==> flow/design.v <==
module fpu_add_pipe(
    input aclk,
    input [15:0] s_axis_a_tdata,                
    input [15:0] s_axis_b_tdata,                
    input s_axis_a_tvalid,
    input s_axis_b_tvalid,
    output reg [15:0] m_axis_result_tdata,               
    output  m_axis_result_tvalid
    );
    reg [1:0] error_num;
    reg is_ready_out;
    reg [14:0] sum_raw_1;
    reg sum_raw_zero_1;
    reg [4:0] l_e_1;
    reg [4:0] l_e_0_1;
    reg [10:0] l_m_1; 
    reg l_s_1;
    reg is_valid_ain_1, is_valid_bin_1;
    reg [15:0] opa_1, opb_1;
    reg s_zero_1;
    reg [1:0] ls_zero_1;
    reg pos_add_neg_inf_1;
    reg guard_2;
    reg round_bit_2;
    reg sticky_2;
    reg [14:0] sum_raw_2;
    reg sum_raw_zero_2;
    reg [4:0] sum_e_0_2;
    reg [3:0] shift_m_2;
    reg e_subnormal_2;
    reg normalize_flag_2;
    reg [4:0] l_e_0_2;
    reg l_s_2;
    reg [4:0] l_e_2;
    reg [10:0] l_m_2; 
    reg is_valid_ain_2, is_valid_bin_2;
    reg [15:0] opa_2, opb_2;
    reg s_zero_2;
    reg [1:0] ls_zero_2;
    reg pos_add_neg_inf_2;
    reg guard_3;
    reg round_bit_3;
    reg sticky_3;
    reg [10:0] sum_normalize_3;
    reg [4:0] sum_e_3;
    reg l_s_3;
    reg [4:0] l_e_0_3;
    reg [10:0] l_m_3; 
    reg sum_raw_zero_3;
    reg is_valid_ain_3, is_valid_bin_3;
    reg [15:0] opa_3, opb_3;
    reg s_zero_3;
    reg [1:0] ls_zero_3;
    reg pos_add_neg_inf_3;
    wire opa_s;
    wire opb_s;
    wire [4:0] opa_e;
    wire [4:0] opb_e;
    wire [4:0] opa_e_s;
    wire [4:0] opb_e_s;
    wire [10:0] opa_m;
    wire [10:0] opb_m;
    wire subnormal_a;
    wire subnormal_b;
    wire is_valid_ain_0;
    wire is_valid_bin_0;
    wire [15:0] opa_0;
    wire [15:0] opb_0;
    assign opa_s = s_axis_a_tdata[15];
    assign opb_s = s_axis_b_tdata[15];
    assign subnormal_a = ~(|opa_e);
    assign subnormal_b = ~(|opb_e);
    assign opa_e = s_axis_a_tdata[14:10];
    assign opb_e = s_axis_b_tdata[14:10];
    assign opa_e_s = subnormal_a ? opa_e + 1 : opa_e;
    assign opb_e_s = subnormal_b ? opb_e + 1 : opb_e;
    assign opa_m = subnormal_a ? {1'b0, s_axis_a_tdata[9:0]} : {1'b1, s_axis_a_tdata[9:0]};
    assign opb_m = subnormal_b ? {1'b0, s_axis_b_tdata[9:0]} : {1'b1, s_axis_b_tdata[9:0]};
    assign is_valid_ain_0 = s_axis_a_tvalid;
    assign is_valid_bin_0 = s_axis_b_tvalid;
    assign opa_0 = s_axis_a_tdata;
    assign opb_0 = s_axis_b_tdata;
    wire opa_lt_opb = (opa_e > opb_e) ? 1 : ((opa_e == opb_e) && (s_axis_a_tdata[9:0] > s_axis_b_tdata[9:0])) ? 1 : 0;
    wire l_s = opa_lt_opb ? opa_s : opb_s;
    wire s_s = opa_lt_opb ? opb_s : opa_s;
    wire l_subnormal = opa_lt_opb ? subnormal_a : subnormal_b;
    wire s_subnormal = opa_lt_opb ? subnormal_b : subnormal_a;
    wire [4:0] l_e_0 = opa_lt_opb ? opa_e : opb_e;
    wire [4:0] s_e_0 = opa_lt_opb ? opb_e : opa_e;
    wire [4:0] l_e = opa_lt_opb ? opa_e_s : opb_e_s;
    wire [4:0] s_e = opa_lt_opb ? opb_e_s : opa_e_s;
    wire [10:0] l_m = opa_lt_opb ? opa_m : opb_m;
    wire [10:0] s_m = opa_lt_opb ? opb_m : opa_m;
    wire s_zero = s_subnormal && ~(|s_m[9:0]);
    wire [1:0] ls_zero = { l_s && s_s, (l_subnormal && ~(|l_m[9:0])) && s_zero };
    wire pos_add_neg_inf = (l_s ^ s_s) && (&s_e) && (~(|s_axis_a_tdata[9:0])&&~(|s_axis_b_tdata[9:0])); 
    wire [4:0] diff = l_e - s_e;
    wire [3:0] diff_e = diff > 4'd14 ? 4'd14 : diff;
    wire [13:0] s_m_shift_0 = {s_m, 3'b0};
    reg sticky;
    always@(*)begin
        case(diff_e)
        00: sticky = 1'b0;
        01: sticky = s_m_shift_0[0];
        02: sticky = |s_m_shift_0[01:0];
        03: sticky = |s_m_shift_0[02:0];
        04: sticky = |s_m_shift_0[03:0];
        05: sticky = |s_m_shift_0[04:0];
        06: sticky = |s_m_shift_0[05:0];
        07: sticky = |s_m_shift_0[06:0];
        08: sticky = |s_m_shift_0[07:0];
        09: sticky = |s_m_shift_0[08:0];
        10: sticky = |s_m_shift_0[09:0];
        11: sticky = |s_m_shift_0[10:0];
        12: sticky = |s_m_shift_0[11:0];
        13: sticky = |s_m_shift_0[12:0];
        default: sticky = |s_m_shift_0[13:0];
        endcase
    end
    wire [13:0] s_m_shift_1 = s_m_shift_0 >> diff_e;
    wire [13:0] s_m_shift = {s_m_shift_1[13:1], s_m_shift_1[0] | sticky};
    wire sub_add_flag = s_s ^ l_s;
    wire [13:0] l_m_longer = {l_m, 3'b0};
    wire [14:0] sum_raw = sub_add_flag ? l_m_longer - s_m_shift : l_m_longer + s_m_shift;
    wire sum_raw_zero = ~(|sum_raw);
    wire normalize_flag = sum_raw_1[14];
    wire [5:0] e_right_shift = l_e_1 + 1;   
    wire [4:0] sum_e_right = e_right_shift[5] ? 5'b11111 : e_right_shift[4:0];
    wire [4:0] sum_e_0 = normalize_flag ? sum_e_right : l_e_1; 
    wire [10:0] sum_for_normalize = normalize_flag ? sum_raw_1[13:4] : sum_raw_1[12:3];
    wire [3:0] shift_m_0;
    LZC_for_fadd_new U0_shift_module(sum_raw_1[13:3], shift_m_0);
    wire guard_0 = normalize_flag ? sum_raw_1[3] : sum_raw_1[2];
    wire round_bit_0 = normalize_flag ? sum_raw_1[2] : sum_raw_1[1];
    wire sticky_n_0 = normalize_flag ? (sum_raw_1[1] | sum_raw_1[0]) : sum_raw_1[0];
    wire e_subnormal = (sum_e_0 <= shift_m_0 && ~normalize_flag) || (sum_e_0==1 && l_e_0_1==0);
    wire [3:0] shift_m = (sum_e_0 == 1 || normalize_flag) ? 0 : 
                        e_subnormal ? l_e_1 - 1 : shift_m_0;
    wire guard;
    wire round_bit;
    Rounding_bit_gen U0_rounding_module(shift_m, guard_0, round_bit_0, guard, round_bit);
    wire [14:0] sum_normalize_00 = sum_raw_2 << shift_m_2;
    wire [10:0] sum_normalize_0 = normalize_flag_2 ? sum_raw_2[13:4] : sum_normalize_00[12:3];
    wire [4:0] sum_e = (e_subnormal_2 && ~sum_normalize_00[13])? sum_e_0_2 - shift_m_2 - 1 : sum_e_0_2 - shift_m_2;
    wire [10:0] sum_m = (guard_3 && (round_bit_3 | sticky_3 | sum_normalize_3[0])) ? sum_normalize_3 + 1 :
                                                                                sum_normalize_3;
    wire [4:0] sum_e_f = sum_m[10] ? sum_e_3 + 1 : sum_e_3;
    reg [15:0] sum_f;
    reg [15:0] sum_ff;
    reg [4:0] sum_e_ff;
    reg pos_add_neg_inf_ff;
    reg vld_ff;
    always@(posedge aclk)begin
        sum_f <= pos_add_neg_inf_3 ? 16'hfe00 :
            ls_zero_3[0] ? {ls_zero_3[1], 15'b0} : 16'hffff;
        sum_ff <= s_zero_3 | (&l_e_0_3) ? {l_s_3, l_e_0_3, l_m_3[9:0]} : 
            sum_raw_zero_3 ? 16'b0 :
            &sum_e_f ? {l_s_3, sum_e_f, 10'b0} : {l_s_3, sum_e_f, sum_m[9:0]};     
        sum_e_ff <= sum_e_f;   
        pos_add_neg_inf_ff <= pos_add_neg_inf_3;
        vld_ff <= is_valid_ain_3 & is_valid_bin_3;
    end
    reg [15:0] sum_fff;
    reg [15:0] sum_e_fff;
    reg pos_add_neg_inf_fff;
    reg vld_fff;
    always@(posedge aclk)begin
        sum_fff <= &sum_f ? sum_ff : sum_f;
        sum_e_fff <= sum_e_ff;
        pos_add_neg_inf_fff <= pos_add_neg_inf_ff;
        vld_fff <= vld_ff;
    end
    always@(posedge aclk)begin
        m_axis_result_tdata <= sum_fff;
        is_ready_out <= vld_fff;
        error_num <= (&(sum_fff[14:10]) && |(sum_fff[9:0])) | pos_add_neg_inf_fff ? 1:(&(sum_fff[14:10]) && ~(|sum_fff[9:0])) ? 2:0;
    end
    assign m_axis_result_tvalid = ~(|error_num) && is_ready_out;
    always@(posedge aclk)begin
        l_e_1 <= l_e;
        l_e_0_1 <= l_e_0;
        l_m_1 <= l_m;
        l_s_1 <= l_s;
        sum_raw_1 <= sum_raw;
        sum_raw_zero_1 <= sum_raw_zero;
        is_valid_ain_1 <= is_valid_ain_0;
        is_valid_bin_1 <= is_valid_bin_0;
        opa_1 <= opa_0;
        opb_1 <= opb_0;
        s_zero_1 <= s_zero;
        ls_zero_1 <= ls_zero;
        pos_add_neg_inf_1 <= pos_add_neg_inf;
    end
    always@(posedge aclk)begin
        sum_raw_2 <= sum_raw_1;
        sum_raw_zero_2 <= sum_raw_zero_1;
        sum_e_0_2 <= sum_e_0;
        guard_2 <= guard;
        round_bit_2 <= round_bit;
        sticky_2 <= sticky_n_0;
        shift_m_2 <= shift_m;
        e_subnormal_2 <= e_subnormal;
        normalize_flag_2 <= normalize_flag;
        l_e_0_2 <= l_e_0_1;
        l_s_2 <= l_s_1;
        l_e_2 <= l_e_1;
        l_m_2 <= l_m_1;
        is_valid_ain_2 <= is_valid_ain_1;
        is_valid_bin_2 <= is_valid_bin_1;
        opa_2 <= opa_1;
        opb_2 <= opb_1;
        s_zero_2 <= s_zero_1;
        ls_zero_2 <= ls_zero_1;
        pos_add_neg_inf_2 <= pos_add_neg_inf_1;             
    end
    always@(posedge aclk)begin
        guard_3 <= guard_2;
        round_bit_3 <= round_bit_2;
        sticky_3 <= sticky_2;
        sum_normalize_3 <= sum_normalize_0;
        sum_raw_zero_3 <= sum_raw_zero_2;
        sum_e_3 <= sum_e;
        l_s_3 <= l_s_2;
        l_e_0_3 <= l_e_0_2;
        l_m_3 <= l_m_2;
        is_valid_ain_3 <= is_valid_ain_2;
        is_valid_bin_3 <= is_valid_bin_2;
        opa_3 <= opa_2;
        opb_3 <= opb_2;
        s_zero_3 <= s_zero_2;
        ls_zero_3 <= ls_zero_2;
        pos_add_neg_inf_3 <= pos_add_neg_inf_2;        
    end
endmodule
module LZC_for_fadd_new(
    input wire [10:0] op,
    output wire [3:0] shift_cnt
    );
    assign shift_cnt =
    op[10] ? 0 :
    op[9] ? 1 :
    op[8] ? 2 :
    op[7] ? 3 :
    op[6] ? 4 :
    op[5] ? 5 :
    op[4] ? 6 :
    op[3] ? 7 :
    op[2] ? 8 :
    op[1] ? 9 :
    op[0] ? 10:
    11;
endmodule
module Rounding_bit_gen(
    input wire [3:0] shift_m,
    input wire guard_i,
    input wire round_bit_i,
    output wire guard_o,
    output wire round_bit_o
    );
    reg guard;
    reg round_bit;
    always@(*)begin
        case(shift_m)
        0: begin 
            guard = guard_i; 
            round_bit = round_bit_i;
        end
        1: begin
            guard = round_bit_i;
            round_bit = 0;
        end
        default: begin
            guard = 0;
            round_bit = 0;
        end
        endcase
    end
    assign guard_o = guard;
    assign round_bit_o = round_bit;
endmodule
module fpu_sub_pipe(
    input aclk,
    input [15:0] s_axis_a_tdata,                
    input [15:0] s_axis_b_tdata,                
    input s_axis_a_tvalid,
    input s_axis_b_tvalid,
    output reg [15:0] m_axis_result_tdata,               
    output  m_axis_result_tvalid
    );
    reg is_ready_out;
    reg [1:0] error_num;
    reg [14:0] sum_raw_1;
    reg sum_raw_zero_1;
    reg [4:0] l_e_1;
    reg [4:0] l_e_0_1;
    reg [10:0] l_m_1; 
    reg f_s_1;
    reg l_s_1;
    reg is_valid_ain_1, is_valid_bin_1;
    reg [15:0] opa_1, opb_1;
    reg s_zero_1;
    reg [1:0] ls_zero_1;
    reg pos_add_neg_inf_1;
    reg guard_2;
    reg round_bit_2;
    reg sticky_2;
    reg [14:0] sum_raw_2;
    reg sum_raw_zero_2;
    reg [4:0] sum_e_0_2;
    reg [3:0] shift_m_2;
    reg e_subnormal_2;
    reg normalize_flag_2;
    reg [4:0] l_e_0_2;
    reg f_s_2;
    reg l_s_2;
    reg [4:0] l_e_2;
    reg [10:0] l_m_2; 
    reg is_valid_ain_2, is_valid_bin_2;
    reg [15:0] opa_2, opb_2;
    reg s_zero_2;
    reg [1:0] ls_zero_2;
    reg pos_add_neg_inf_2;
    reg guard_3;
    reg round_bit_3;
    reg sticky_3;
    reg [10:0] sum_normalize_3;
    reg [4:0] sum_e_3;
    reg f_s_3;
    reg l_s_3;
    reg [4:0] l_e_0_3;
    reg [10:0] l_m_3; 
    reg sum_raw_zero_3;
    reg is_valid_ain_3, is_valid_bin_3;
    reg [15:0] opa_3, opb_3;
    reg s_zero_3;
    reg [1:0] ls_zero_3;
    reg pos_add_neg_inf_3;
    wire opa_s;
    wire opb_s;
    wire [4:0] opa_e;
    wire [4:0] opb_e;
    wire [4:0] opa_e_s;
    wire [4:0] opb_e_s;
    wire [10:0] opa_m;
    wire [10:0] opb_m;
    wire subnormal_a;
    wire subnormal_b;
    wire is_valid_ain_0;
    wire is_valid_bin_0;
    wire [15:0] opa_0;
    wire [15:0] opb_0;
    assign opa_s = s_axis_a_tdata[15];
    assign opb_s = s_axis_b_tdata[15];
    assign subnormal_a = ~(|opa_e);
    assign subnormal_b = ~(|opb_e);
    assign opa_e = s_axis_a_tdata[14:10];
    assign opb_e = s_axis_b_tdata[14:10];
    assign opa_e_s = subnormal_a ? opa_e + 1 : opa_e;
    assign opb_e_s = subnormal_b ? opb_e + 1 : opb_e;
    assign opa_m = subnormal_a ? {1'b0, s_axis_a_tdata[9:0]} : {1'b1, s_axis_a_tdata[9:0]};
    assign opb_m = subnormal_b ? {1'b0, s_axis_b_tdata[9:0]} : {1'b1, s_axis_b_tdata[9:0]};
    assign is_valid_ain_0 = s_axis_a_tvalid;
    assign is_valid_bin_0 = s_axis_b_tvalid;
    assign opa_0 = s_axis_a_tdata;
    assign opb_0 = s_axis_b_tdata;
    wire opa_lt_opb = (opa_e > opb_e) ? 1 : ((opa_e == opb_e) && (s_axis_a_tdata[9:0] > s_axis_b_tdata[9:0])) ? 1 : 0;
    wire f_s = ((opa_lt_opb && ~opa_s) || (~opa_lt_opb && opb_s)) ? 0 : 1; 
    wire l_s = opa_lt_opb ? opa_s : opb_s;
    wire s_s = opa_lt_opb ? opb_s : opa_s;
    wire l_subnormal = opa_lt_opb ? subnormal_a : subnormal_b;
    wire s_subnormal = opa_lt_opb ? subnormal_b : subnormal_a;
    wire [4:0] l_e_0 = opa_lt_opb ? opa_e : opb_e;
    wire [4:0] s_e_0 = opa_lt_opb ? opb_e : opa_e;
    wire [4:0] l_e = opa_lt_opb ? opa_e_s : opb_e_s;
    wire [4:0] s_e = opa_lt_opb ? opb_e_s : opa_e_s;
    wire [10:0] l_m = opa_lt_opb ? opa_m : opb_m;
    wire [10:0] s_m = opa_lt_opb ? opb_m : opa_m;
    wire s_zero = s_subnormal && ~(|s_m[9:0]);
    wire [1:0] ls_zero = { l_s && s_s, (l_subnormal && ~(|l_m[9:0])) && s_zero };
    wire pos_add_neg_inf = (l_s ^ s_s) && (&s_e) && (~(|s_axis_a_tdata[9:0])&&~(|s_axis_b_tdata[9:0])); 
    wire [4:0] diff = l_e - s_e;
    wire [3:0] diff_e = diff > 4'd14 ? 4'd14 : diff;
    wire [13:0] s_m_shift_0 = {s_m, 3'b0};
    reg sticky;
    always@(*)begin
        case(diff_e)
        00: sticky = 1'b0;
        01: sticky = s_m_shift_0[0];
        02: sticky = |s_m_shift_0[01:0];
        03: sticky = |s_m_shift_0[02:0];
        04: sticky = |s_m_shift_0[03:0];
        05: sticky = |s_m_shift_0[04:0];
        06: sticky = |s_m_shift_0[05:0];
        07: sticky = |s_m_shift_0[06:0];
        08: sticky = |s_m_shift_0[07:0];
        09: sticky = |s_m_shift_0[08:0];
        10: sticky = |s_m_shift_0[09:0];
        11: sticky = |s_m_shift_0[10:0];
        12: sticky = |s_m_shift_0[11:0];
        13: sticky = |s_m_shift_0[12:0];
        default: sticky = |s_m_shift_0[13:0];
        endcase
    end
    wire [13:0] s_m_shift_1 = s_m_shift_0 >> diff_e;
    wire [13:0] s_m_shift = {s_m_shift_1[13:1], s_m_shift_1[0] | sticky};
    wire sub_add_flag = s_s ^ l_s;
    wire [13:0] l_m_longer = {l_m, 3'b0};
    wire [14:0] sum_raw = sub_add_flag ? l_m_longer + s_m_shift : l_m_longer - s_m_shift;
    wire sum_raw_zero = ~(|sum_raw);
    wire normalize_flag = sum_raw_1[14];
    wire [5:0] e_right_shift = l_e_1 + 1;   
    wire [4:0] sum_e_right = e_right_shift[5] ? 5'b11111 : e_right_shift[4:0];
    wire [4:0] sum_e_0 = normalize_flag ? sum_e_right : l_e_1; 
    wire [10:0] sum_for_normalize = normalize_flag ? sum_raw_1[13:4] : sum_raw_1[12:3];
    wire [3:0] shift_m_0;
    LZC_for_fadd_new U0_shift_module(sum_raw_1[13:3], shift_m_0);
    wire guard_0 = normalize_flag ? sum_raw_1[3] : sum_raw_1[2];
    wire round_bit_0 = normalize_flag ? sum_raw_1[2] : sum_raw_1[1];
    wire sticky_n_0 = normalize_flag ? (sum_raw_1[1] | sum_raw_1[0]) : sum_raw_1[0];
    wire e_subnormal = (sum_e_0 <= shift_m_0 && ~normalize_flag) || (sum_e_0==1 && l_e_0_1==0);
    wire [3:0] shift_m = (sum_e_0 == 1 || normalize_flag) ? 0 : 
                        e_subnormal ? l_e_1 - 1 : shift_m_0;
    wire guard;
    wire round_bit;
    Rounding_bit_gen U0_rounding_module(shift_m, guard_0, round_bit_0, guard, round_bit);
    wire [14:0] sum_normalize_00 = sum_raw_2 << shift_m_2;
    wire [10:0] sum_normalize_0 = normalize_flag_2 ? sum_raw_2[13:4] : sum_normalize_00[12:3];
    wire [4:0] sum_e = (e_subnormal_2 && ~sum_normalize_00[13])? sum_e_0_2 - shift_m_2 - 1 : sum_e_0_2 - shift_m_2;
    wire [10:0] sum_m = (guard_3 && (round_bit_3 | sticky_3 | sum_normalize_3[0])) ? sum_normalize_3 + 1 :
                                                                                sum_normalize_3;
    wire [4:0] sum_e_f = sum_m[10] ? sum_e_3 + 1 : sum_e_3;
    reg [15:0] sum_f;
    reg [15:0] sum_ff;
    reg [4:0] sum_e_ff;
    reg pos_add_neg_inf_ff;
    reg vld_ff;
    always@(posedge aclk)begin
        sum_f <= pos_add_neg_inf_3 ? 16'hfe00 :
            ls_zero_3[0] ? {ls_zero_3[1], 15'b0} : 16'hffff;
        sum_ff <= s_zero_3 | (&l_e_0_3) ? {f_s_3, l_e_0_3, l_m_3[9:0]} : 
            sum_raw_zero_3 ? 16'b0 :
            &sum_e_f ? {f_s_3, sum_e_f, 10'b0} : {f_s_3, sum_e_f, sum_m[9:0]};     
        sum_e_ff <= sum_e_f;   
        pos_add_neg_inf_ff <= pos_add_neg_inf_3;
        vld_ff <= is_valid_ain_3 & is_valid_bin_3;
    end
    reg [15:0] sum_fff;
    reg [15:0] sum_e_fff;
    reg pos_add_neg_inf_fff;
    reg vld_fff;
    always@(posedge aclk)begin
        sum_fff <= &sum_f ? sum_ff : sum_f;
        sum_e_fff <= sum_e_ff;
        pos_add_neg_inf_fff <= pos_add_neg_inf_ff;
        vld_fff <= vld_ff;
    end
    always@(posedge aclk)begin
        m_axis_result_tdata <= sum_fff;
        is_ready_out <= vld_fff;
        error_num <= (&(sum_fff[14:10]) && |(sum_fff[9:0])) | pos_add_neg_inf_fff ? 1:(&(sum_fff[14:10]) && ~(|sum_fff[9:0])) ? 2:0;
    end
    assign m_axis_result_tvalid = ~(|error_num) && is_ready_out;
    always@(posedge aclk)begin
        l_e_1 <= l_e;
        l_e_0_1 <= l_e_0;
        l_m_1 <= l_m;
        l_s_1 <= l_s;
        f_s_1 <= f_s;
        sum_raw_1 <= sum_raw;
        sum_raw_zero_1 <= sum_raw_zero;
        is_valid_ain_1 <= is_valid_ain_0;
        is_valid_bin_1 <= is_valid_bin_0;
        opa_1 <= opa_0;
        opb_1 <= opb_0;
        s_zero_1 <= s_zero;
        ls_zero_1 <= ls_zero;
        pos_add_neg_inf_1 <= pos_add_neg_inf;
    end
    always@(posedge aclk)begin
        sum_raw_2 <= sum_raw_1;
        sum_raw_zero_2 <= sum_raw_zero_1;
        sum_e_0_2 <= sum_e_0;
        guard_2 <= guard;
        round_bit_2 <= round_bit;
        sticky_2 <= sticky_n_0;
        shift_m_2 <= shift_m;
        e_subnormal_2 <= e_subnormal;
        normalize_flag_2 <= normalize_flag;
        l_e_0_2 <= l_e_0_1;
        l_s_2 <= l_s_1;
        f_s_2 <= f_s_1;
        l_e_2 <= l_e_1;
        l_m_2 <= l_m_1;
        is_valid_ain_2 <= is_valid_ain_1;
        is_valid_bin_2 <= is_valid_bin_1;
        opa_2 <= opa_1;
        opb_2 <= opb_1;
        s_zero_2 <= s_zero_1;
        ls_zero_2 <= ls_zero_1;
        pos_add_neg_inf_2 <= pos_add_neg_inf_1;             
    end
    always@(posedge aclk)begin
        guard_3 <= guard_2;
        round_bit_3 <= round_bit_2;
        sticky_3 <= sticky_2;
        sum_normalize_3 <= sum_normalize_0;
        sum_raw_zero_3 <= sum_raw_zero_2;
        sum_e_3 <= sum_e;
        l_s_3 <= l_s_2;
        f_s_3 <= f_s_2;
        l_e_0_3 <= l_e_0_2;
        l_m_3 <= l_m_2;
        is_valid_ain_3 <= is_valid_ain_2;
        is_valid_bin_3 <= is_valid_bin_2;
        opa_3 <= opa_2;
        opb_3 <= opb_2;
        s_zero_3 <= s_zero_2;
        ls_zero_3 <= ls_zero_2;
        pos_add_neg_inf_3 <= pos_add_neg_inf_2;        
    end
endmodule
module fpu_mul_pipe(
    input aclk,
    input [15:0] s_axis_a_tdata,   
    input [15:0] s_axis_b_tdata,   
    input s_axis_a_tvalid,
    input s_axis_b_tvalid,
    output reg [15:0] m_axis_result_tdata,  
    output m_axis_result_tvalid
    );
    reg is_ready_out;
    reg [1:0] error_num;
    reg [6:0] opa_e_s_1, opb_e_s_1;
    reg [10:0] opa_m_s_1, opb_m_s_1;
    reg opa_s_1, opb_s_1;
    reg is_valid_ain_1, is_valid_bin_1;
    reg zero_mul_1;
    reg [1:0] nan_mul_1;
    reg [15:0] opa_1, opb_1;
    reg [6:0] mul_e_2;
    reg mul_s_2;
    reg [21:0] mul_m_raw_2;
    reg is_valid_ain_2, is_valid_bin_2;
    reg zero_mul_2;
    reg [1:0] nan_mul_2;    
    reg [15:0] opa_2, opb_2;
    reg [6:0] mul_e_test_3;
    reg [21:0] mul_m_raw_3;
    reg [21:0] mul_normalize_test_3;
    reg [6:0] mul_e_3;
    reg mul_s_3;
    reg is_valid_ain_3, is_valid_bin_3;
    reg zero_mul_3;
    reg [1:0] nan_mul_3;    
    reg [15:0] opa_3, opb_3;
    reg [11:0] mul_normalize_4;
    reg sticky_4;
    reg ovf_4;
    reg mul_s_4;
    reg round_up_or_not_4;
    reg [6:0] mul_e_test_f_4;
    reg is_valid_ain_4, is_valid_bin_4;
    reg zero_mul_4;
    reg [1:0] nan_mul_4;    
    reg [15:0] opa_4, opb_4;
    wire ovf;
    wire opa_s, opb_s;
    wire [4:0] opa_e, opb_e;
    wire [6:0] opa_e_n, opb_e_n;
    wire [6:0] opa_e_s, opb_e_s;
    wire [10:0] opa_m, opb_m;
    wire [10:0] opa_m_s, opb_m_s;
    wire subnormal_a, subnormal_b;
    wire nan_a, nan_b;
    wire is_valid_ain_0, is_valid_bin_0;
    wire [15:0] opa_0, opb_0;
    assign opa_s = s_axis_a_tdata[15];
    assign opb_s = s_axis_b_tdata[15];
    assign subnormal_a = ~(|opa_e);
    assign subnormal_b = ~(|opb_e);
    assign opa_e = s_axis_a_tdata[14:10];
    assign opb_e = s_axis_b_tdata[14:10];
    assign opa_e_n = opa_e - 7'd15;
    assign opb_e_n = opb_e - 7'd15;
    assign nan_a = &opa_e;
    assign nan_b = &opb_e;
    assign opa_m = subnormal_a ? {1'b0, s_axis_a_tdata[9:0]} : {1'b1, s_axis_a_tdata[9:0]};
    assign opb_m = subnormal_b ? {1'b0, s_axis_b_tdata[9:0]} : {1'b1, s_axis_b_tdata[9:0]};
    assign is_valid_ain_0 = s_axis_a_tvalid;
    assign is_valid_bin_0 = s_axis_b_tvalid;
    assign opa_0 = s_axis_a_tdata;
    assign opb_0 = s_axis_b_tdata;
    wire [3:0] shift_a;
    wire [3:0] shift_b;
    LZC_for_fmul_pipe U1_shift_module(opa_m, shift_a);
    LZC_for_fmul_pipe U2_shift_module(opb_m, shift_b);
    assign opa_m_s = subnormal_a ? opa_m << shift_a : opa_m;
    assign opb_m_s = subnormal_b ? opb_m << shift_b : opb_m;
    assign opa_e_s = subnormal_a ? opa_e_n + 1 - shift_a : opa_e_n;
    assign opb_e_s = subnormal_b ? opb_e_n + 1 - shift_b : opb_e_n;
    wire zero_mul = (~(|opa_e) && ~(|s_axis_a_tdata[9:0])) | (~(|opb_e) && ~(|s_axis_b_tdata[9:0]));
    wire [1:0] nan_mul = {nan_a, nan_b};
    wire [6:0] mul_e = opb_e_s + opa_e_s + 1;
    wire mul_s = opa_s ^ opb_s;
    wire [21:0] mul_m_raw = opa_m_s * opb_m_s;
    wire normalize_flag = mul_m_raw_2[21];
    wire [3:0] shift_m_0;
    LZC_for_fmul_pipe U0_shift_module(mul_m_raw_2[21:11], shift_m_0);
    wire [4:0] shift_m_test = normalize_flag ? 0 : shift_m_0;
    wire [21:0] mul_normalize_test = mul_m_raw_2 << shift_m_test;
    wire [6:0] mul_e_test = mul_e_2 - shift_m_test;
    wire right_normalize_flag = $signed(mul_e_test_3) < -14;
    wire [6:0] right_shift = right_normalize_flag ? -14 - mul_e_test_3 : 0;
    reg [6:0] right_sft_ff;
    reg [6:0] mul_e_test_33;
    reg [21:0] mul_normalize_test_33;
    reg [21:0] mul_m_raw_33;
    reg [6:0] mul_e_33;
    reg [1:0] nan_mul_33;
    reg mul_s_33;
    reg is_valid_ain_33, is_valid_bin_33;
    reg zero_mul_33;
    reg [15:0] opa_33, opb_33;
    always@(posedge aclk) begin
        right_sft_ff <= right_shift;
        mul_e_test_33 <= mul_e_test_3;
        mul_normalize_test_33 <= mul_normalize_test_3;
        mul_m_raw_33 <= mul_m_raw_3;
        mul_e_33 <= mul_e_3;
        nan_mul_33 <= nan_mul_3;
        mul_s_33 <= mul_s_3;
        is_valid_ain_33 <= is_valid_ain_3;
        is_valid_bin_33 <= is_valid_bin_3;
        zero_mul_33 <= zero_mul_3;
        opa_33 <= opa_3;
        opb_33 <= opb_3; 
    end
    wire [6:0] mul_e_test_f = mul_e_test_33 + right_sft_ff;
    wire [21:0] mul_normalize_test_right = mul_normalize_test_33 >> right_sft_ff;
    wire or_result;
    assign or_result = |mul_normalize_test_33[9:0];
    reg sticky;
    always@(*)begin
        case(right_sft_ff)
        7'd00: sticky = or_result;
        01: sticky = mul_normalize_test_33[10] | or_result;
        02: sticky = |mul_normalize_test_33[11:10] | or_result;
        03: sticky = |mul_normalize_test_33[12:10] | or_result;
        04: sticky = |mul_normalize_test_33[13:10] | or_result;
        05: sticky = |mul_normalize_test_33[14:10] | or_result;
        06: sticky = |mul_normalize_test_33[15:10] | or_result;
        07: sticky = |mul_normalize_test_33[16:10] | or_result;
        08: sticky = |mul_normalize_test_33[17:10] | or_result;
        09: sticky = |mul_normalize_test_33[18:10] | or_result;
        10: sticky = |mul_normalize_test_33[19:10] | or_result;
        11: sticky = |mul_normalize_test_33[20:10] | or_result;
        default: sticky = |mul_normalize_test_33[21:10] | or_result;
        endcase
    end
    reg [6:0] right_sft_fff;
    reg [6:0] mul_e_test_ff;
    reg [21:0]  mul_normalize_test_right_f;
    reg [21:0] mul_m_raw_333;
    reg [6:0] mul_e_333;
    reg [1:0] nan_mul_333;
    reg sticky_333;
    reg mul_s_333;
    reg is_valid_ain_333, is_valid_bin_333;
    reg zero_mul_333;
    reg [15:0] opa_333, opb_333;
    always@(posedge aclk)begin
        right_sft_fff <= right_sft_ff;
        mul_e_test_ff <= mul_e_test_f;
        mul_normalize_test_right_f <= mul_normalize_test_right;
        mul_m_raw_333 <= mul_m_raw_33;
        sticky_333 <= sticky;
        mul_e_333 <= mul_e_33;
        nan_mul_333 <= nan_mul_33;
        mul_s_333 <= mul_s_33;
        is_valid_ain_333 <= is_valid_ain_33;
        is_valid_bin_333 <= is_valid_bin_33;
        zero_mul_333 <= zero_mul_33;
        opa_333 <= opa_33;
        opb_333 <= opb_33; 
    end
    wire ovf_1 = (mul_m_raw_333[21] && (& (mul_e_333 + 15))) || (|nan_mul_333) ? 1 : 0;
    wire [10:0] round_bits = mul_normalize_test_right_f[10:0];
    wire last_mantissa = mul_normalize_test_right_f[11];
    wire [9:0] round_bits_nos = round_bits[9:0];
    reg round_up_or_not;
    always@(*)begin
        if(round_bits[10] == 1 && ((|round_bits_nos) | sticky_333))begin
            round_up_or_not = 1;
        end
        else if(round_bits[10] == 1 && (~(|round_bits_nos))) begin
            round_up_or_not = last_mantissa ? 1:0;
        end
        else begin
            round_up_or_not = 0;
        end        
    end
    wire [11:0] mul_normalize = ovf_1 ? 11'b0 :
                mul_normalize_test_right_f[21:11] + round_up_or_not; 
    always@(posedge aclk)begin
        ovf_4 <= ovf_1;
        mul_normalize_4 <= mul_normalize;
        mul_s_4 <= mul_s_333;
        mul_e_test_f_4 <= mul_e_test_ff;
        is_valid_ain_4 <= is_valid_ain_333;
        is_valid_bin_4 <= is_valid_bin_333;
        zero_mul_4 <= zero_mul_333;
        nan_mul_4 <= nan_mul_333;  
        opa_4 <= opa_333;
        opb_4 <= opb_333;     
    end
    wire [6:0] mul_e_f = mul_normalize_4[11] ? mul_e_test_f_4 + 1: mul_e_test_f_4;
    wire [6:0] mul_e_ff = mul_e_f + 15;
    wire ovf_f = $signed(mul_e_ff) > 30;
    wire [6:0] mul_e_fff = $signed(mul_e_ff[4:0]) == 1 && ~mul_normalize_4[10] ? 6'd0 :
                            mul_e_ff;
    wire [15:0] mul_r = {mul_s_4, mul_e_fff[4:0], mul_normalize_4[9:0]};
    reg [6:0] mul_e_fff1;
    reg ovf_f1;
    reg [15:0] mul_r_f;
    reg mul_s_5;
    reg is_valid_ain_5, is_valid_bin_5;
    reg zero_mul_5;
    reg [1:0] nan_mul_5;    
    reg [15:0] opa_5, opb_5;
    always@(posedge aclk)begin
        mul_e_fff1 <= mul_e_fff;
        ovf_f1 <= ovf_f | ovf_4;
        mul_r_f <= mul_r;
        is_valid_ain_5 <= is_valid_ain_4;
        is_valid_bin_5 <= is_valid_bin_4;
        zero_mul_5 <= zero_mul_4;
        nan_mul_5 <= nan_mul_4;  
        mul_s_5 <= mul_s_4;
        opa_5 <= opa_4;
        opb_5 <= opb_4;  
    end
    wire [15:0] mul_f;
    assign mul_f = nan_mul_5[1] ? {mul_s_5, opa_5[14:0]} :
                nan_mul_5[0] && ~nan_mul_5[1] ? {mul_s_5, opb_5[14:0]} : 
                zero_mul_5 ? {mul_s_5, 15'b0} : 
                ovf_f1 && ~(|nan_mul_5) ? {mul_s_5, 5'b11111, 10'b0} : 
                mul_r_f;
    always@(posedge aclk)begin
        m_axis_result_tdata <= mul_f;
        error_num <= (ovf_f1 && |(mul_f[9:0])) ? 1 : 
                    (ovf_f1 && ~(|mul_f[9:0])) ? 2 : 0;
        is_ready_out <= is_valid_ain_5 & is_valid_bin_5;
    end
    assign m_axis_result_tvalid = ~(|error_num) && is_ready_out;
    always@(posedge aclk)begin
        mul_e_2 <= mul_e;
        mul_s_2 <= mul_s;
        mul_m_raw_2 <= mul_m_raw;
        is_valid_ain_2 <= is_valid_ain_0;
        is_valid_bin_2 <= is_valid_bin_0;
        zero_mul_2 <= zero_mul;
        nan_mul_2 <= nan_mul;
        opa_2 <= opa_0;
        opb_2 <= opb_0;
    end
    always @(posedge aclk) begin
        mul_s_3 <= mul_s_2;
        mul_e_test_3 <= mul_e_test;
        mul_m_raw_3 <= mul_m_raw_2;
        mul_normalize_test_3 <= mul_normalize_test;
        mul_e_3 <= mul_e_2;
        is_valid_ain_3 <= is_valid_ain_2;
        is_valid_bin_3 <= is_valid_bin_2;
        zero_mul_3 <= zero_mul_2;
        nan_mul_3 <= nan_mul_2;  
        opa_3 <= opa_2;
        opb_3 <= opb_2;         
    end
endmodule
module LZC_for_fmul_pipe(
    input wire [10:0] op,
    output wire [3:0] shift_cnt
    );
    assign shift_cnt =
    op[10] ? 0 :
    op[9] ? 1 :
    op[8] ? 2 :
    op[7] ? 3 :
    op[6] ? 4 :
    op[5] ? 5 :
    op[4] ? 6 :
    op[3] ? 7 :
    op[2] ? 8 :
    op[1] ? 9 :
    op[0] ? 10:
    11;
endmodule
module fpu_comp_large(
    input aclk,
    input [15:0] s_axis_a_tdata,                
    input [15:0] s_axis_b_tdata,                
    input s_axis_a_tvalid,
    input s_axis_b_tvalid,
    output [7:0] m_axis_result_tdata,               
    output reg m_axis_result_tvalid
    );
    wire opa_s;
    wire opb_s;
    wire [4:0] opa_e;
    wire [4:0] opb_e;
    wire [4:0] opa_e_s;
    wire [4:0] opb_e_s;
    wire [10:0] opa_m;
    wire [10:0] opb_m;
    wire [15:0] opa_0;
    wire [15:0] opb_0;
    reg [15:0] opa_1;
    reg [15:0] opb_1;
    wire is_valid_ain_0, is_valid_bin_0;
    reg is_valid_ain_1, is_valid_bin_1;
    reg is_ready_out;
    reg [1:0] error_num;
    assign opa_s = s_axis_a_tdata[15];
    assign opb_s = s_axis_b_tdata[15];
    assign opa_e = s_axis_a_tdata[14:10];
    assign opb_e = s_axis_b_tdata[14:10];
    assign opa_m = s_axis_a_tdata[9:0];
    assign opb_m = s_axis_b_tdata[9:0];
    assign opa_0 = s_axis_a_tdata;
    assign opb_0 = s_axis_b_tdata;
    assign is_valid_ain_0 = s_axis_a_tvalid;
    assign is_valid_bin_0 = s_axis_b_tvalid;
    wire a_e_b = ~(| (s_axis_a_tdata ^ s_axis_b_tdata));
    wire s_a_g_b = (~opa_s) & opb_s;
    wire s_a_e_b = ~(opa_s ^ opb_s);
    wire e_a_g_b = (opa_e > opb_e);
    wire e_a_l_b = (opa_e < opb_e);
    wire e_a_e_b = (opa_e == opb_e);
    wire m_a_g_b = (opa_m > opb_m);
    wire m_a_l_b = (opa_m < opb_m);
    reg con1;
    reg con2;
    reg con3;
    reg con4;
    reg con5;
    reg con6;
    always@(posedge aclk)begin
        con1 <= a_e_b;
        con2 <= ~a_e_b & s_a_g_b;
        con3 <= ~a_e_b & s_a_e_b & (~opa_s) & e_a_g_b;
        con4 <= ~a_e_b & s_a_e_b & (~opa_s) & e_a_e_b & m_a_g_b;
        con5 <= ~a_e_b & s_a_e_b & opa_s & e_a_l_b;
        con6 <= ~a_e_b & s_a_e_b & opa_s & e_a_e_b & m_a_l_b;     
        opa_1 <= opa_0;
        opb_1 <= opb_0;   
        is_valid_ain_1 <= is_valid_ain_0;
        is_valid_bin_1 <= is_valid_bin_0;
    end
    assign m_axis_result_tdata = (con1 | con2 | con3 | con4 | con5 | con6) ? 8'b00000001 : 8'b00000000;
    always@(*)begin
        m_axis_result_tvalid = is_valid_ain_1 & is_valid_bin_1;
        is_ready_out = m_axis_result_tvalid;
    end
endmodule
module fpu16_top(
    input         aclk,
    input  [15:0] a,
    input  [15:0] b,
    input         a_valid,
    input         b_valid,
    output [15:0] add_result,
    output        add_valid,
    output [15:0] sub_result,
    output        sub_valid,
    output [15:0] mul_result,
    output        mul_valid,
    output [7:0]  cmp_result,
    output        cmp_valid
    );
    fpu_add_pipe u_add(
        .aclk(aclk),
        .s_axis_a_tdata(a), .s_axis_b_tdata(b),
        .s_axis_a_tvalid(a_valid), .s_axis_b_tvalid(b_valid),
        .m_axis_result_tdata(add_result), .m_axis_result_tvalid(add_valid));
    fpu_sub_pipe u_sub(
        .aclk(aclk),
        .s_axis_a_tdata(a), .s_axis_b_tdata(b),
        .s_axis_a_tvalid(a_valid), .s_axis_b_tvalid(b_valid),
        .m_axis_result_tdata(sub_result), .m_axis_result_tvalid(sub_valid));
    fpu_mul_pipe u_mul(
        .aclk(aclk),
        .s_axis_a_tdata(a), .s_axis_b_tdata(b),
        .s_axis_a_tvalid(a_valid), .s_axis_b_tvalid(b_valid),
        .m_axis_result_tdata(mul_result), .m_axis_result_tvalid(mul_valid));
    fpu_comp_large u_cmp(
        .aclk(aclk),
        .s_axis_a_tdata(a), .s_axis_b_tdata(b),
        .s_axis_a_tvalid(a_valid), .s_axis_b_tvalid(b_valid),
        .m_axis_result_tdata(cmp_result), .m_axis_result_tvalid(cmp_valid));
endmodule
Hand-over note for fpu16_top

==> Step by step through the tools: fpu16_top <==
Each step is given for the RTL above and for the edited RTL.
"orig" refers to lines of the RTL above, "edited" to lines of the edited file.
"change": "edited" minus "orig" as printed here.
Operators: Yosys type, input widths -> output width; for muxes data width and select width s.
Cell names lack the library's common part.
{ "setup": {"top": "fpu16_top", "clk_port": "aclk", "library": "sky130hd", "lib_corner": "tt_025C_1v80"} }

==> Diff <==
Unified diff, file above to edited file.
The edit is scripted: it alters the design's behaviour and was not made to optimise anything.
begin of diff
@@ -403,5 +403,5 @@
     end
     wire [13:0] s_m_shift_1 = s_m_shift_0 >> diff_e;
-    wire [13:0] s_m_shift = {s_m_shift_1[13:1], s_m_shift_1[0] | sticky};
+    wire [13:0] s_m_shift = {s_m_shift_1[13:1], s_m_shift_1[0] ^ sticky};
     wire sub_add_flag = s_s ^ l_s;
     wire [13:0] l_m_longer = {l_m, 3'b0};
end of diff

==> After elaboration <==
Source: Yosys, flattened and elaborated, memories not mapped. Widths are those after wreduce. Registers that Yosys merges into a memory's read port (data or address) are not register bits. Print and check cells do not count.
{ "classes": {"columns": ["item", "orig", "edited", "change"], "rows": [
  ["n_logic", 74, 75, 1],
  ["multipliers", 1, 1, 0],
  ["addsub", 30, 32, 2],
  ["eq_ne", 30, 30, 0],
  ["n_reduce_logical", 97, 97, 0],
  ["shift", 7, 7, 0],
  ["cmp", 10, 10, 0],
  ["muxes", 125, 125, 0]
]} }
{ "op_table": {"columns": ["cell", "orig", "edited", "change"], "rows": [
  ["$xor 1x1->1", 2, 3, 1],
  ["$add 14x14->15", 1, 2, 1],
  ["$sub 14x14->15", 1, 2, 1],
  ["$mux 4", 50, 50, 0],
  ["$logic_and 1x1->1", 35, 35, 0],
  ["$or 1x1->1", 30, 30, 0],
  ["$not 1->1", 27, 27, 0],
  ["$mux 1", 23, 23, 0],
  ["$and 1x1->1", 14, 14, 0],
  ["$mux 5", 12, 12, 0],
  ["$mux 16", 10, 10, 0],
  ["$reduce_or 10->1", 10, 10, 0],
  ["$mux 11", 8, 8, 0],
  ["$mux 2", 8, 8, 0],
  ["$reduce_and 5->1", 8, 8, 0],
  ["$reduce_or 2->1", 8, 8, 0],
  ["$eq 4x4->1 const B", 6, 6, 0],
  ["$logic_or 1x1->1", 6, 6, 0],
  ["$add 5x1->5 const B", 4, 4, 0],
  ["$add 7x1->7 const B", 4, 4, 0],
  ["$eq 4x3->1 const B", 4, 4, 0],
  ["$eq 7x3->1 const B", 4, 4, 0],
  ["$eq 7x4->1 const B", 4, 4, 0],
  ["$mux 10", 4, 4, 0],
  ["$reduce_or 5->1", 4, 4, 0],
  ["$eq 4x1->1 const B", 3, 3, 0],
  ["$logic_not 4->1", 3, 3, 0],
  ["$mux 15", 3, 3, 0]
]} }
The list need not be complete.
{ "word_totals": {"columns": ["item", "orig", "edited", "change"], "rows": [
  ["output_inout_bits", 60, 60, 0],
  ["word_cells", 518, 521, 3],
  ["ff_bits", 808, 808, 0]
]} }

==> Longest topological paths <==
Yosys ltp: most cells in a row. Word level: on the elaborated netlist, between registers, memories and ports. Mapped: between sequential cells and ports; inverters and the memories' decode and read muxes count.
{ "logic_depth": {"columns": ["item", "orig", "edited", "change"], "rows": [
  ["word_depth", 18, 18, 0],
  ["abc_area", "0", "0", null],
  ["mapped_depth", 42, 40, -2],
  ["ltp_nobuf", 37, 35, -2]
]} }

==> Netlist <==
The flow's flattened synthesis, as Yosys stat reports it; memories are mapped. The netlist is that of the ABC_AREA named above (0 if unset); the other value can give another one.
{ "mapped": {"columns": ["item", "orig", "edited", "change"], "rows": [
  ["ffs", 703, 705, 2],
  ["cell_count", 3271, 3258, -13],
  ["synth_area_um2", 31221.2, 31386.4, 165.2],
  ["seqArea_um2", 14073.5, 14113.5, 40.0]
]} }
{ "types": {"columns": ["type", "orig", "edited", "change"], "rows": [
  ["nand2_1", 291, 247, -44],
  ["mux2i_1", 98, 118, 20],
  ["nor3_1", 62, 77, 15],
  ["nor2_1", 296, 283, -13],
  ["a211oi_1", 43, 54, 11],
  ["nand2b_1", 33, 44, 11],
  ["o211ai_1", 19, 9, -10],
  ["nand4_1", 16, 24, 8],
  ["o21bai_1", 13, 21, 8],
  ["or2_2", 11, 19, 8],
  ["a2111oi_0", 9, 1, -8],
  ["a41oi_1", 13, 6, -7],
  ["nand3_1", 50, 44, -6],
  ["o21ai_0", 152, 157, 5],
  ["mux2_2", 33, 38, 5],
  ["o41ai_1", 3, 8, 5],
  ["a32oi_1", 0, 5, 5],
  ["xor2_1", 51, 55, 4]
]} }
The list need not be complete.
By module: a second synthesis without flattening, with its own total; a netlist apart from the flattened one above.
{ "hier_totals": {"columns": ["item", "orig", "edited", "change"], "rows": [
  ["cells_unflattened", 3996, 3957, -39],
  ["area_unflattened_um2", 37709.9, 37568.5, -141.4]
]} }
Each row is one instance without its submodules.
{ "by_module_orig": {"columns": ["mod", "cells", "n_inst", "mod_area_um2"], "rows": [
  ["fpu_mul_pipe", 1722, 1, 17550.6],
  ["fpu_add_pipe", 1044, 1, 9457.8],
  ["fpu_sub_pipe", 1054, 1, 9440.3],
  ["fpu_comp_large", 83, 1, 696.9],
  ["LZC_for_fmul_pipe", 17, 3, 96.3],
  ["LZC_for_fadd_new", 17, 2, 96.3],
  ["Rounding_bit_gen", 4, 2, 41.3],
  ["fpu16_top", 0, 1, 0.0]
]} }
{ "by_module_edited": {"columns": ["mod", "cells", "n_inst", "mod_area_um2"], "rows": [
  ["fpu_mul_pipe", 1722, 1, 17550.6],
  ["fpu_add_pipe", 1044, 1, 9457.8],
  ["fpu_sub_pipe", 1015, 1, 9298.9],
  ["fpu_comp_large", 83, 1, 696.9],
  ["LZC_for_fmul_pipe", 17, 3, 96.3],
  ["LZC_for_fadd_new", 17, 2, 96.3],
  ["Rounding_bit_gen", 4, 2, 41.3],
  ["fpu16_top", 0, 1, 0.0]
]} }

==> Worst setup path after synthesis <==
Source: OpenSTA report_checks on the synthesized netlist (no wires, ideal clock, input and output delay 20% of the period each), path of least setup slack; recovery checks are left aside. Register names are those of the netlist, which keeps one name where synthesis merged equal registers.
{ "synth_timing": {"columns": ["item", "orig", "edited", "change"], "rows": [
  ["kind", "in2reg", "in2reg", null],
  ["from", "in b[6]", "in b[5]", null],
  ["to", "reg u_sub.sum_raw_zero_1", "reg u_sub.sum_raw_zero_1", null],
  ["setup_ns", 0.087, 0.088, 0.001],
  ["clock_period_ns", 8.0, 8.0, 0.0],
  ["in_delay_ns", 1.600, 1.600, 0.000],
  ["arrival_ns", 9.061, 9.681, 0.620],
  ["delay_ns", 7.548, 8.169, 0.621],
  ["t_first_pin_ns", 1.600, 1.600, 0.000],
  ["driving_pins", 36, 36, 0],
  ["setup_slack_ns", -1.148, -1.768, -0.620],
  ["period_less_setup_slack_ns", 9.148, 9.768, 0.620]
]} }
"delay_ns" = arrival - input delay + setup time.
"driving_pins": output pins that drive a net of the path, with the launching flip-flop's if there is one; two outputs of one cell count as two.
"period_less_setup_slack_ns" is the clock period less the worst setup slack; recovery checks do not enter. This is arithmetic on one report: input and output delays are still those of the set period (20% each).
The rows between start and end are the longest chain of elaborated cells between them; the timing report does not say that the signal goes this way. Where chains are equally long, one stands for them.
A line is the first line of the expression or statement that the cell stems from. Yosys adds cells for indexed reads and writes and turns some case tables into memories.
{ "synth_between_orig": {"cell_sequence": "clkbuf_1 > inv_1 > ha_1 > and4_1 > nand3_1 > o21ai_1 > nor2_1 > o21ai_2 > clkbuf_1 > mux2i_1 > ha_1 > fa_1 > nand2b_1 > a21oi_1 > xnor3_2 > or2_1 > buf_6 > clkbuf_1 > nand2_1 > o22ai_1 > or2_2 > a221oi_1 > ha_1 > a21oi_1 > o21bai_1 > a21oi_1 > o21bai_1 > a21oi_1 > o21ba_2 > o21ai_0 > a211oi_1 > o22ai_1 > a21boi_0 > a2111o_1 > nor4_1 > nor4b_2", "elab_chain_len": 16, "cone_cells": 48} }
{ "synth_rtl_orig": {"columns": ["item", "line", "text"], "rows": [
  ["start: declaration", 868, "input  [15:0] b,"],
  ["$gt 10x10->1", 366, "wire opa_lt_opb = (opa_e > opb_e) ? 1 : ((opa_e == opb_e) && (s_axis_a_tdata[9:0] > s_axis_b_tdata[9:0])) ? 1 ..."],
  ["$logic_and 1x1->1", 366, null],
  ["$mux 1 x2", 366, null],
  ["$mux 5", 374, "wire [4:0] l_e = opa_lt_opb ? opa_e_s : opb_e_s;"],
  ["$sub 5x5->5", 381, "wire [4:0] diff = l_e - s_e;"],
  ["$gt 5x4->1", 382, "wire [3:0] diff_e = diff > 4'd14 ? 4'd14 : diff;"],
  ["$mux 4", 382, null],
  ["$logic_not 4->1", 386, "case(diff_e)"],
  ["$reduce_or 4->1", null, null],
  ["$pmux 1 s11", 386, null],
  ["$or 1x1->1", 405, "wire [13:0] s_m_shift = {s_m_shift_1[13:1], s_m_shift_1[0] | sticky};"],
  ["$sub 14x14->15", 408, "wire [14:0] sum_raw = sub_add_flag ? l_m_longer + s_m_shift : l_m_longer - s_m_shift;"],
  ["$mux 15", 408, null],
  ["$reduce_or 15->1", 409, "wire sum_raw_zero = ~(|sum_raw);"],
  ["$not 1->1", 409, null],
  ["end: assignment", 470, "sum_raw_zero_1 <= sum_raw_zero;"],
  ["end: declaration", 293, "reg sum_raw_zero_1;"]
]} }
{ "synth_between_edited": {"cell_sequence": "clkbuf_1 > inv_1 > ha_1 > nand4_1 > a211oi_1 > a2111oi_4 > o21ai_4 > buf_6 > clkbuf_1 > buf_1 > mux2_2 > ha_1 > fa_1 > nor2b_1 > o21ai_0 > a211oi_1 > nor2_1 > nor2_1 > clkbuf_1 > a211oi_1 > a31oi_1 > a211oi_1 > o21a_1 > ha_1 > clkbuf_1 > a21o_1 > a21oi_1 > o21bai_1 > a21oi_1 > o21bai_1 > a21oi_1 > o31a_1 > o21ai_0 > or4_4 > or4_1 > nor4_2", "elab_chain_len": 16, "cone_cells": 48} }
{ "synth_rtl_edited": {"columns": ["item", "line", "text"], "rows": [
  ["start: declaration", 868, "input  [15:0] b,"],
  ["$gt 10x10->1", 366, "wire opa_lt_opb = (opa_e > opb_e) ? 1 : ((opa_e == opb_e) && (s_axis_a_tdata[9:0] > s_axis_b_tdata[9:0])) ? 1 ..."],
  ["$logic_and 1x1->1", 366, null],
  ["$mux 1 x2", 366, null],
  ["$mux 5", 374, "wire [4:0] l_e = opa_lt_opb ? opa_e_s : opb_e_s;"],
  ["$sub 5x5->5", 381, "wire [4:0] diff = l_e - s_e;"],
  ["$gt 5x4->1", 382, "wire [3:0] diff_e = diff > 4'd14 ? 4'd14 : diff;"],
  ["$mux 4", 382, null],
  ["$logic_not 4->1", 386, "case(diff_e)"],
  ["$reduce_or 4->1", null, null],
  ["$pmux 1 s11", 386, null],
  ["$xor 1x1->1", 405, "wire [13:0] s_m_shift = {s_m_shift_1[13:1], s_m_shift_1[0] ^ sticky};"],
  ["$sub 14x14->15", 408, "wire [14:0] sum_raw = sub_add_flag ? l_m_longer + s_m_shift : l_m_longer - s_m_shift;"],
  ["$mux 15", 408, null],
  ["$reduce_or 15->1", 409, "wire sum_raw_zero = ~(|sum_raw);"],
  ["$not 1->1", 409, null],
  ["end: assignment", 470, "sum_raw_zero_1 <= sum_raw_zero;"],
  ["end: declaration", 293, "reg sum_raw_zero_1;"]
]} }
Nets of the timed path that keep an RTL name, with a line that drives or declares them; the list need not be complete.
{ "synth_nets_edited": {"columns": ["net", "line"], "rows": [
  ["u_sub.sum_raw[12]", 408]
]} }

==> Timing after layout <==
Path of least setup slack in the final report of each run of pair 1 (OpenROAD, finished layout, wires in). Where an end is a register, its clock arrival counts in the times.
{ "layout_timing": {"columns": ["item", "orig", "edited", "change"], "rows": [
  ["kind", "in2reg", "in2reg", null],
  ["from", "in b[2]", "in b[11]", null],
  ["to", "reg u_mul.mul_m_raw_2[21]", "reg u_sub.sum_raw_zero_1", null],
  ["setup_ns", 0.07, 0.08, 0.01],
  ["arrival_ns", 8.32, 8.52, 0.20],
  ["setup_slack_ns", 0.16, -0.04, -0.20],
  ["t_first_pin_ns", 1.59, 1.59, 0.00],
  ["in_delay_ns", 1.59, 1.59, 0.00],
  ["clock_period_ns", 7.96, 7.96, 0.00],
  ["driving_pins", 36, 31, -5]
]} }
The rows between start and end are the longest chain of elaborated cells between them; the timing report does not say that the signal goes this way. Where chains are equally long, one stands for them.
{ "layout_between_orig": {"cell_sequence": "buf_8 > clkinvlp_4 > buf_6 > nand2_4 > a311o_1 > a211oi_4 > buf_12 > buf_4 > a21oi_2 > mux2i_2 > nand2_1 > o21ai_0 > buf_4 > buf_4 > nand2_2 > fa_1 > inv_1 > fa_1 > inv_1 > fa_1 > inv_1 > fa_1 > inv_1 > fa_1 > inv_2 > ha_4 > a21boi_4 > o21ai_4 > a21boi_4 > o21ai_4 > a21boi_2 > o211a_1 > o21a_1 > o21a_1 > o41ai_2 > xnor2_1", "elab_chain_len": 13, "cone_cells": 13} }
{ "layout_rtl_orig": {"columns": ["item", "line", "text"], "rows": [
  ["start: declaration", 868, "input  [15:0] b,"],
  ["$mux 11", 588, "assign opb_m = subnormal_b ? {1'b0, s_axis_b_tdata[9:0]} : {1'b1, s_axis_b_tdata[9:0]};"],
  ["$mux 4", 793, "op[2] ? 8 :"],
  ["$mux 4", 792, "op[3] ? 7 :"],
  ["$mux 4", 791, "op[4] ? 6 :"],
  ["$mux 4", 790, "op[5] ? 5 :"],
  ["$mux 4", 789, "op[6] ? 4 :"],
  ["$mux 4", 788, "op[7] ? 3 :"],
  ["$mux 4", 787, "op[8] ? 2 :"],
  ["$mux 4", 786, "op[9] ? 1 :"],
  ["$mux 4", 785, "op[10] ? 0 :"],
  ["$shl 11x4->11", 598, "assign opb_m_s = subnormal_b ? opb_m << shift_b : opb_m;"],
  ["$mux 11", 598, null],
  ["$mul 11x11->22", 605, "wire [21:0] mul_m_raw = opa_m_s * opb_m_s;"],
  ["end: assignment", 758, "mul_m_raw_2 <= mul_m_raw;"],
  ["end: declaration", 542, "reg [21:0] mul_m_raw_2;"]
]} }
{ "layout_between_edited": {"cell_sequence": "dlygate4sd2_1 > inv_2 > ha_1 > and4_4 > nand2_2 > or2_4 > o21ai_4 > mux2_4 > ha_4 > fa_2 > nor2b_4 > o21ai_4 > a211oi_4 > buf_4 > nor2_2 > nor2_4 > buf_6 > buf_4 > o21ai_0 > a211oi_1 > o22ai_1 > o21ai_0 > ha_1 > inv_1 > ha_1 > nor2b_1 > a31o_1 > mux2_4 > or4_4 > or4_4 > nor4_2", "elab_chain_len": 16, "cone_cells": 52} }
{ "layout_rtl_edited": {"columns": ["item", "line", "text"], "rows": [
  ["start: declaration", 868, "input  [15:0] b,"],
  ["$eq 5x5->1", 366, "wire opa_lt_opb = (opa_e > opb_e) ? 1 : ((opa_e == opb_e) && (s_axis_a_tdata[9:0] > s_axis_b_tdata[9:0])) ? 1 ..."],
  ["$logic_and 1x1->1", 366, null],
  ["$mux 1 x2", 366, null],
  ["$mux 5", 374, "wire [4:0] l_e = opa_lt_opb ? opa_e_s : opb_e_s;"],
  ["$sub 5x5->5", 381, "wire [4:0] diff = l_e - s_e;"],
  ["$gt 5x4->1", 382, "wire [3:0] diff_e = diff > 4'd14 ? 4'd14 : diff;"],
  ["$mux 4", 382, null],
  ["$logic_not 4->1", 386, "case(diff_e)"],
  ["$reduce_or 4->1", null, null],
  ["$pmux 1 s11", 386, null],
  ["$xor 1x1->1", 405, "wire [13:0] s_m_shift = {s_m_shift_1[13:1], s_m_shift_1[0] ^ sticky};"],
  ["$sub 14x14->15", 408, "wire [14:0] sum_raw = sub_add_flag ? l_m_longer + s_m_shift : l_m_longer - s_m_shift;"],
  ["$mux 15", 408, null],
  ["$reduce_or 15->1", 409, "wire sum_raw_zero = ~(|sum_raw);"],
  ["$not 1->1", 409, null],
  ["end: assignment", 470, "sum_raw_zero_1 <= sum_raw_zero;"],
  ["end: declaration", 293, "reg sum_raw_zero_1;"]
]} }
Nets of the timed path that keep an RTL name, with a line that drives or declares them; the list need not be complete.
{ "layout_nets_edited": {"columns": ["net", "line"], "rows": [
  ["u_sub.s_m_shift[0]", 405],
  ["u_sub.sum_raw[12]", 408]
]} }

==> Flow runs <==
Runs of the flow (Yosys, OpenROAD) on both versions; the two runs of a pair have the same settings. The constraints put input and output delay at 20% of the set period each and load the outputs with 0.01 pF.
{ "flow_settings_pair_1": {"CORE_UTILIZATION": 40, "period_ns": 7.96, "CAP_MARGIN": 20, "CORE_MARGIN": 2, "SLEW_MARGIN": 20} }
{ "results_pair_1": {"columns": ["item", "orig", "edited", "change"], "rows": [
  ["total_die_area_um2", 80304.2, 80721.3, 417.1],
  ["util_pct", 52.0, 51.0, -1.0],
  ["achieved_period_ns", 7.798, 8.004, 0.206],
  ["worstSetupSlack_ns", 0.162, -0.044, -0.206],
  ["final_setup_tns_ns", 0.000, -0.044, -0.044],
  ["fin_hold_ws_ns", 0.312, 0.317, 0.005],
  ["finalCellArea_um2", 40227.3, 39583.0, -644.3],
  ["yosys.chip_area_um2", 31221.2, 31386.4, 165.2],
  ["total_power_w", 0.016175, 0.015617, -0.000558]
]} }
{ "flow_settings_pair_2": {"ABC_AREA": 1, "CAP_MARGIN": 10, "CORE_UTILIZATION": 20, "GPL_TIMING_DRIVEN": 0, "MAX_ROUTING_LAYER": "met4", "MIN_ROUTING_LAYER": "met1", "PLACE_DENSITY": 0.75, "SETUP_SLACK_MARGIN": 2.28, "TNS_END_PERCENT": 45, "period_ns": 11.2, "CORE_MARGIN": 2, "SLEW_MARGIN": 20} }
{ "results_pair_2": {"columns": ["item", "orig", "edited", "change"], "rows": [
  ["total_die_area_um2", 157153.0, 157387.0, 234.0],
  ["util_pct", 24.1, 24.4, 0.3],
  ["achieved_period_ns", 8.721, 8.587, -0.134],
  ["worstSetupSlack_ns", 2.479, 2.613, 0.134],
  ["final_setup_tns_ns", 0.000, 0.000, 0.000],
  ["fin_hold_ws_ns", 0.324, 0.309, -0.015],
  ["finalCellArea_um2", 36969.2, 37533.5, 564.3],
  ["yosys.chip_area_um2", 30799.5, 30845.8, 46.3],
  ["total_power_w", 0.010524, 0.010813, 0.000289]
]} }
"achieved_period_ns" = clock period - worst setup slack. The figure is calculated, with input and output delays left at 20% of the set period.
"total_power_w" is the tool's figure for a default switching activity; nothing was simulated.

End of note.
